==> flow/design.v <==
module DOUBLY_PIPELINE(clk,xi,yi,r,ang,xf,yf);
input signed[15:0] xi,yi;
input clk;
output reg signed [15:0] r,ang;
output reg signed [15:0] xf,yf;
 wire signed [15:0] ri,angi;
 wire  signed [15:0] xfi,yfi;
wire  signed [15:0] g1,g2,g3,g4,g5,g6,g7,g8;
ROTATING x1(clk,xi,yi,g1,g2,g3,g4,g5,g6,g7,g8,xfi,yfi);     
VECTORING x2(clk,xi,yi,g1,g2,g3,g4,g5,g6,g7,g8,ri,angi);  
always @(*)
begin 
xf<=xfi;
yf<=yfi;  
r<=ri;
ang<=angi;
end
endmodule
module ROTATING(clk,xi,yi,a1,a2,a3,a4,a5,a6,a7,a8,xf,yf);
input signed[15:0] xi,yi;
input   signed [15:0] a1,a2,a3,a4,a5,a6,a7,a8;
input clk;
output reg  signed [15:0] xf,yf;
reg  signed [15:0] x1,x2,x3,x4,x5,x6,x7,x8;
reg  signed [15:0] y1,y2,y3,y4,y5,y6,y7,y8;
wire signed [15:0] angle45,angle26,angle14,angle7,angle3_5,angle1_79,angle0_89,angle0_44;
reg  signed [15:0] angle_i [8:0];  
wire signed [15:0] s = 16'd607;
assign angle45 = 16'd4500;
assign angle26 = 16'd2657;
assign angle14 = 16'd1404;
assign angle7 = 16'd713;
assign angle3_5 = 16'd358;
assign angle1_79 = 16'd179;
assign angle0_89 = 16'd89;
assign angle0_44 = 16'd44;
always @(posedge clk)
begin  
    angle_i[0] <= angle45 ;
	    x1<= xi + yi;   
		y1<= yi - xi;
	   if (angle_i[0] > a2)
		begin 
		x2<= x1 - (y1>>>1);  
		y2<= y1 + (x1>>>1); 
		angle_i[1] <= angle_i[0] - angle26 ; 
		end 
	   else
		begin 
		x2<= x1+(y1>>>1); 
		y2<= y1-(x1>>>1);
	    angle_i[1] <= angle_i[0] + angle26 ;  
	   end
	 if (angle_i[1] > a3)
	    begin 
		 angle_i[2] <= angle_i[1] - angle14 ;  
		  x3<= x2 - (y2>>>2); 
		  y3<= y2 +(x2>>>2);
		end 
		else 
		begin 
	      angle_i[2] <= angle_i[1] + angle14 ;  
		  x3<= x2+(y2>>>2); 
		  y3<= y2-(x2>>>2);
		end 
	if (angle_i[2] > a4)
	    begin 
		  angle_i[3] <= angle_i[2] - angle7 ;  
		  x4<= x3 - (y3>>>3); 
		  y4<= y3 +(x3>>>3);
		 end 
		else 
		begin 
	     angle_i[3] <= angle_i[2] + angle7 ;  
		  x4<= x3+(y3>>>3); 
		  y4<= y3-(x3>>>3);
		end 
		if (angle_i[3] > a5)
	    begin 
			angle_i[4] <= angle_i[3] - angle3_5 ;  
			x5<= x4 - (y4>>>4); 
			y5<= y4 + (x4>>>4);
		 end 
		else 
		begin
			angle_i[4] <= angle_i[3] + angle3_5 ;  
			x5<= x4+(y4>>>4); 
			y5<= y4-(x4>>>4);
		end 
	   if (angle_i[4] > a6)
	    begin 
			angle_i[5] <= angle_i[4] - angle1_79 ;  
			x6<= x5 - (y5>>>5); 
			y6<= y5 +(x5>>>5);
		end
		else 
		begin 
	       angle_i[5] <= angle_i[4] + angle1_79 ;  
		   x6<= x5+(y5>>>5); 
		   y6<= y5-(x5>>>5);
		end 
		if (angle_i[5] > a7)
	    begin 
			angle_i[6] <= angle_i[5] - angle0_89 ;  
			x7<= x6 - (y6>>>6); 
			y7<= y6 +(x6>>>6);
		end
		else 
		begin 
			angle_i[6] <= angle_i[5] + angle0_89;  
			x7<= x6+(y6>>>6); 
			y7<= y6-(x6>>>6);
		end 
		if (angle_i[6] > a8)
	     begin 
			angle_i[7] <= angle_i[6] - angle0_44 ;  
			x8<= x7 - (y7>>>7); 
			y8<= y7 +(x7>>>7);
		 end 
		 else 
         begin 	     
			angle_i[7] <= angle_i[6] + angle0_44 ;  
			x8<= x7+(y7>>>7); 
			y8<= y7-(x7>>>7);
		 end  
      xf <=  (s*x8)/1000 ;
      yf <=  (s*y8)/1000 ;	  
end 
endmodule
module VECTORING(clk,a0,b0,ang1,ang2,ang3,ang4,ang5,ang6,ang7,ang8,r,ang);
input signed[15:0]a0,b0;
input clk;
  output reg signed [15:0]r,ang;  
  output reg signed[15:0] ang1,ang2,ang3,ang4,ang5,ang6,ang7,ang8;  
  reg signed [15:0] a1,a2,a3,a4,a5,a6,a7,a8;
  reg signed [15:0] b1,b2,b3,b4,b5,b6,b7,b8;
  reg signed[15:0] angle_x1,angle_x2,angle_x3,angle_x4,angle_x5,angle_x6,angle_x7,angle_x8;
wire signed [15:0] v = 16'd0607;
wire [15:0] angle_c0 = 16'd4500;
wire [15:0] angle_c1 = 16'd2657;
wire [15:0] angle_c2 = 16'd1404;
wire [15:0] angle_c3 = 16'd713;
wire [15:0] angle_c4 = 16'd358;
wire [15:0] angle_c5 = 16'd179;
wire [15:0] angle_c6 = 16'd089;
wire [15:0] angle_c7 = 16'd044; 
  always @ (posedge clk)
   begin
      a1<=a0+b0;
      b1<=b0-a0;
      angle_x1 <= angle_c0;
	  ang1 <= angle_x1;
    if(b1 < 0)  
   begin
      a2<= a1 - (b1>>>1);
      b2<= b1 + (a1>>>1);
     angle_x2<=angle_x1-angle_c1;
	   ang2<= angle_x2;
     end
    else
   begin
      a2<=a1+(b1>>>1);
      b2<=b1-(a1>>>1);
      angle_x2<=angle_x1+angle_c1;
	  ang2<= angle_x2;
    end
     if(b2<0)
	begin
     a3<=a2-(b2>>>2);
     b3<=b2+(a2>>>2);
     angle_x3<=angle_x2-angle_c2;
	  ang3<= angle_x3;
     end
  	else
  	begin
      a3<=a2+(b2>>>2);
      b3<=b2-(a2>>>2);
      angle_x3<=angle_x2+angle_c2;
	  ang3<= angle_x3;
	end
     if(b3<0)
	begin
     a4<=a3-(b3>>>3);
     b4<=b3+(a3>>>3);
     angle_x4<=angle_x3-angle_c3;
	 ang4<=angle_x4;
     end
  	else
  	begin
      a4<=a3+(b3>>>3);
      b4<=b3-(a3>>>3);
     angle_x4<=angle_x3+angle_c3;
	 ang4<=angle_x4;
	end
     if(b4<0)
	begin
     a5<=a4-(b4>>>4);
     b5<=b4+(a4>>>4);
      angle_x5<=angle_x4-angle_c4;
	   ang5<=angle_x5;
     end
  	else
  	begin
      a5<=a4+(b4>>>4);
      b5<=b4-(a4>>>4);
      angle_x5<=angle_x4+angle_c4;
	   ang5<=angle_x5;
	end
     if(b5<0)
	begin
     a6<=a5-(b5>>>5);
     b6<=b5+(a5>>>5);
    angle_x6<=angle_x5-angle_c5;
	 ang6<=angle_x6;
     end
  	else
  	begin
      a6<=a5+(b5>>>5);
      b6<=b5-(a5>>>5);
      angle_x6<=angle_x5+angle_c5;
	  ang6<=angle_x6;
	end
     if(b6<0)
	begin
     a7<=a6-(b6>>>6);
     b7<=b6+(a6>>>6);
     angle_x7<=angle_x6-angle_c6;
	 ang7<=angle_x7;
     end
  	else
  	begin
     a7<=a6+(b6>>>6);
     b7<=b6-(a6>>>6);
      angle_x7<=angle_x6+angle_c6;
	  ang7<=angle_x7;
 	 end
     if(b7<0)
	begin
      a8<=a7-(b7>>>7);
      b8<=b7+(a7>>>7);
      angle_x8<=angle_x7-angle_c7;
	  ang8<=angle_x8;
     end
  	else
      begin
      a8<=a7+(b7>>>7);
      b8<=b7-(a7>>>7);
       angle_x8<=angle_x7-angle_c7;
	   ang8<=angle_x8;
     end
r<=v*a8/1000;
ang<=angle_x8;
end
endmodule
## Step by step through the tools: DOUBLY_PIPELINE

What the tools print for DOUBLY_PIPELINE, step after step.
Line numbers count from 1 in the design file above.
Cell names lack the library's common part.
The mark n/a stands for no value.

| inputs | value |
|---|---|
| design top | DOUBLY_PIPELINE |
| clock port | clk |
| cell library | sky130hd |
| library corner | tt_025C_1v80 |

## After elaboration

Yosys after proc, flatten, opt, wreduce and memory -nomap, before mapping. Enables and synchronous resets that opt folds into registers are not counted as muxes. Print and check cells are not counted. Equal cells are merged and count once.

| storage and ports | value |
|---|---|
| register bits | 823 |
| output and inout port bits | 64 |
| word-level cells | 184 |

| cells by class | value |
|---|---|
| $add $sub $neg | 73 |
| multipliers | 3 |
| divide/modulo/power cells | 3 |
| magnitude comparators | 14 |
| mux-type cells | 39 |

Operators with widths:

| kind | count |
|---|---|
| 32-bit by 11-bit divider with 32-bit output (second input constant) | 3 |
| 11-bit by 16-bit multiplier with 27-bit output (first input constant) | 3 |
| 16-bit 2-to-1 mux | 37 |
| 16-bit by 1-bit less-than comparator with 1-bit output (second input constant) | 7 |
| 16-bit greater-than comparator | 5 |
| 16-bit by 10-bit adder with 16-bit output | 4 |
| 16-bit by 10-bit subtractor with 16-bit output | 4 |
| 16-bit by 11-bit adder with 16-bit output | 4 |
| 16-bit by 11-bit subtractor with 16-bit output | 4 |
| 16-bit by 12-bit adder with 16-bit output | 4 |
| 16-bit by 12-bit subtractor with 16-bit output | 4 |
| 16-bit by 13-bit adder with 16-bit output | 4 |
| 16-bit by 13-bit subtractor with 16-bit output | 4 |
| 16-bit by 14-bit adder with 16-bit output | 4 |
| 16-bit by 14-bit subtractor with 16-bit output | 4 |
| 16-bit by 9-bit adder with 16-bit output | 3 |
| 16-bit by 9-bit subtractor with 16-bit output | 3 |
| 16-bit by 10-bit adder with 16-bit output (second input constant) | 2 |
| 16-bit by 10-bit subtractor with 16-bit output (second input constant) | 2 |
| 16-bit by 15-bit adder with 16-bit output | 2 |
| 16-bit by 15-bit subtractor with 16-bit output | 2 |
| 16-bit by 8-bit adder with 16-bit output (second input constant) | 2 |
| 16-bit by 8-bit subtractor with 16-bit output (second input constant) | 2 |
| 16-bit by 9-bit adder with 16-bit output (second input constant) | 2 |
| 16-bit by 9-bit subtractor with 16-bit output (second input constant) | 2 |
| 13-bit by 11-bit adder with 14-bit output (second input constant) | 2 |
| 13-bit by 11-bit subtractor with 14-bit output (second input constant) | 2 |
| 13-bit 2-to-1 mux | 2 |

Other operator kinds: 9; their cells: 9.

## Logic depth

Yosys ltp: most cells in a row. Word level: on the elaborated netlist, between registers, memories and ports. Mapped: between sequential cells and ports; inverters and the memories' decode and read muxes count.

| depth | value |
|---|---|
| depth after elaboration | 2 |
| ABC_AREA | 0 |
| gate-level depth with buffers | 75 |

## Synthesis result

Source: synth_stat.txt of the flow (Yosys; design flattened, memories mapped). It holds for the ABC_AREA given above (unset counts as 0); a run with the other value may have another netlist.

| mapped netlist | value |
|---|---|
| standard cells after synthesis | 8922 |
| chip area (Yosys) | 74188.7 um2 |
| flip-flop cells | 750 |
| buffers | 226 |

Cell types:

| type | count |
|---|---|
| dfxtp_1 | 750 |
| ha_1 | 909 |
| xnor2_1 | 665 |
| fa_1 | 256 |
| inv_1 | 1018 |
| a21oi_1 | 737 |
| xor2_1 | 379 |
| nor2_1 | 634 |
| o21ai_0 | 405 |
| nand2_1 | 425 |
| a21o_1 | 197 |
| o21bai_1 | 190 |
| mux2i_1 | 115 |
| nor3_1 | 227 |
| nand3_1 | 171 |
| a211oi_1 | 84 |
| clkbuf_1 | 164 |
| o211ai_1 | 79 |

Not listed: further types 128, cells in them 1517.
By module: a second synthesis without flattening, with its own total; a netlist apart from the flattened one above.

| second synthesis, totals | value |
|---|---|
| cells (unflattened synthesis) | 9321 |
| area total of the unflattened synthesis | 77784.6 um2 |

Each row is one instance without its submodules.

By module:

| module | times used | cells | area (um2) | seq. area (um2) |
|---|---|---|---|---|
| ROTATING | 1 | 5512 | 44935.6 | 7226.9 |
| VECTORING | 1 | 3809 | 32849.0 | 8468.1 |
| DOUBLY_PIPELINE | 1 | 0 | 0.0 | 0.0 |

## Worst setup path after synthesis

Path of least setup slack by OpenSTA after synthesis, without wires, with an ideal clock, recovery checks aside; 20% of the period is set as input and as output delay. Where synthesis merged equal registers, the netlist keeps one of their names.

| timing post-synthesis | value |
|---|---|
| kind | flip-flop to flip-flop |
| from | reg x2.a8[15] |
| to | reg x2.r[14] |
| clock period | 25.0 ns |
| launch time at the first pin | 0.000 ns |
| arrival time | 17.299 ns |
| slack | 7.629 ns |
| delay of the path | 17.371 ns |
| driving pins on the path | 67 |
| path buffers | 8 |
| period reached after synthesis | 17.371 ns |

"delay of the path" = arrival - input delay + setup time.
"driving pins on the path" counts driving pins, that of a launching flip-flop among them; a cell with two outputs on the path counts twice.
"period reached after synthesis" = period - worst setup slack (recovery checks aside). The figure is calculated, with input and output delays left at 20% of the set period.
Between the ends stands the longest chain of elaborated cells between them, by number of cells; it is not shown to be the way that was timed. Of several equally long chains one is given.
A line is the first line of the expression or statement that the cell stems from. Yosys adds cells for indexed reads and writes and turns some case tables into memories.

| between the ends, post-synthesis | value |
|---|---|
| cells stage by stage | dfxtp_1 > fa_1 > ha_1 > fa_1 > fa_1 > inv_1 > fa_1 > inv_1 > ha_1 > buf_2 > a21oi_1 > o21ai_0 > nor2_1 > a31oi_2 > a221o_2 > xnor2_1 > or3_1 > or3_1 > [... 31 more ...] > mux2i_1 > o22a_1 > nor3_2 > o41ai_4 > a41oi_2 > a41oi_1 > a32oi_1 > buf_4 > a2111oi_1 > a211o_1 > and4_1 > clkbuf_1 > nor2_1 > a31oi_1 > ha_1 > nand2_1 > o21ai_0 > xnor2_1 |
| length of the longest elaborated chain | 2 |
| elaborated cells between the ends (all ways) | 2 |
| classes of those cells | mul: 1; div: 1 |

Ends and longest elaborated chain, post-synthesis:

| item | line | text |
|---|---|---|
| start, declared | 135 | `reg signed [15:0] a1,a2,a3,a4,a5,a6,a7,a8;` |
| start, assigned | 239 | `a8<=a7-(b7>>>7);` |
| start, assigned | 246 | `a8<=a7+(b7>>>7);` |
| 11-bit by 16-bit multiplier with 27-bit output | 251 | `r<=v*a8/1000;` |
| 32-bit by 11-bit divider with 32-bit output | 251 |  |
| end, assigned | 251 |  |
| end, declared | 133 | `output reg signed [15:0]r,ang;` |

## Path in the finished layout

From the final timing report of flow run 1: the path of least setup slack in the routed layout; clock arrival at registers is part of the times.

| timing post-layout | value |
|---|---|
| kind | flip-flop to flip-flop |
| from | reg x1.x8[8] |
| to | reg x1.xf[14] |
| clock period | 14.2 ns |
| launch time at the first pin | 0.68 ns |
| arrival time | 16.98 ns |
| slack | -2.22 ns |
| driving pins on the path | 73 |
| path buffers | 11 |

Between the ends stands the longest chain of elaborated cells between them, by number of cells; it is not shown to be the way that was timed. Of several equally long chains one is given.

| between the ends, post-layout | value |
|---|---|
| cells stage by stage | dfxtp_4 > buf_6 > fa_1 > ha_4 > fa_1 > fa_1 > inv_1 > fa_1 > inv_1 > ha_4 > and4_1 > nand4_1 > nand2_2 > or3_4 > a2111o_1 > buf_6 > buf_6 > nor4_4 > [... 37 more ...] > a31oi_2 > nand4_1 > a41oi_1 > a21o_1 > a211o_1 > nand3_2 > and3b_2 > o221ai_2 > a31oi_2 > o211ai_4 > mux2i_2 > o211a_1 > ha_4 > and3_4 > inv_4 > o21ai_4 > o21ai_1 > xnor2_1 |
| length of the longest elaborated chain | 2 |
| elaborated cells between the ends (all ways) | 2 |
| classes of those cells | mul: 1; div: 1 |

Ends and longest elaborated chain, post-layout:

| item | line | text |
|---|---|---|
| start, declared | 24 | `reg  signed [15:0] x1,x2,x3,x4,x5,x6,x7,x8;` |
| start, assigned | 117 | `x8<= x7 - (y7>>>7);` |
| start, assigned | 123 | `x8<= x7+(y7>>>7);` |
| 11-bit by 16-bit multiplier with 27-bit output | 126 | `xf <=  (s*x8)/1000 ;` |
| 32-bit by 11-bit divider with 32-bit output | 126 |  |
| end, assigned | 126 |  |
| end, declared | 23 | `output reg  signed [15:0] xf,yf;` |

Settings and measured results of 3 stored flow runs for module DOUBLY_PIPELINE (sky130hd), not sorted in any way. The constraints put input and output delay at 20% of the set period each and load the outputs with 0.01 pF.
By "reached clock period" is meant the clock period of the run minus its worst setup slack. This is arithmetic on one report: input and output delays are still those of the set period (20% each).
"time of the worst setup path" means the part of the period allowed to the worst setup path (the constraints hold back 20% at inputs and 20% at outputs) less its slack; where the path has registers, the arrival times of their clocks count too.
A setting shown as . is not set for that run.
Results: . = not shown.

| setting or result | flow run 1 | flow run 2 | flow run 3 |
|---|---|---|---|
| ABC_AREA | 0 | 1 | 0 |
| CELL_PAD_IN_SITES_DETAIL_PLACEMENT | 1 | . | 1 |
| CELL_PAD_IN_SITES_GLOBAL_PLACEMENT | 2 | . | 2 |
| CORE_MARGIN | 8 | 2 | 2 |
| CORE_UTILIZATION | 24 | 71 | 71 |
| CTS_CLUSTER_DIAMETER | 277 | 221 | 342 |
| PLACE_DENSITY | 0.66 | . | . |
| SLEW_MARGIN | 15 | 20 | 15 |
| period_ns | 14.2 | 31.4 | 31.4 |
| CAP_MARGIN | 20 | 10 | 10 |
| CTS_CLUSTER_SIZE | . | 80 | 47 |
| GPL_ROUTABILITY_DRIVEN | . | 0 | 1 |
| GPL_TIMING_DRIVEN | . | 0 | 0 |
| PLACE_DENSITY_LB_ADDON | . | 0.06 | 0.21 |
| CORE_ASPECT_RATIO | . | . | 1.6 |
| MAX_ROUTING_LAYER | . | . | met5 |
| SETUP_SLACK_MARGIN | . | . | -2.0 |
| TNS_END_PERCENT | . | . | 25 |
| reached clock period (ns) | 16.416 | 16.866 | . |
| worst setup slack after layout (ns) | -2.216 | 14.534 | . |
| time of the worst setup path (ns) | 16.42 | 16.87 | . |
| kind of the worst setup path | flip-flop to flip-flop | flip-flop to flip-flop | . |
| final utilization (%) | 33.7 | 74.9 | . |
| worst hold slack after layout (ns) | 0.320 | 0.345 | . |
| overall die area (um2) | 327167.0 | 104164.0 | . |
| synthesized cell area (um2) | 74188.7 | 72135.4 | . |

Flow run 3: stopped before the end: placement reported FLW-0024
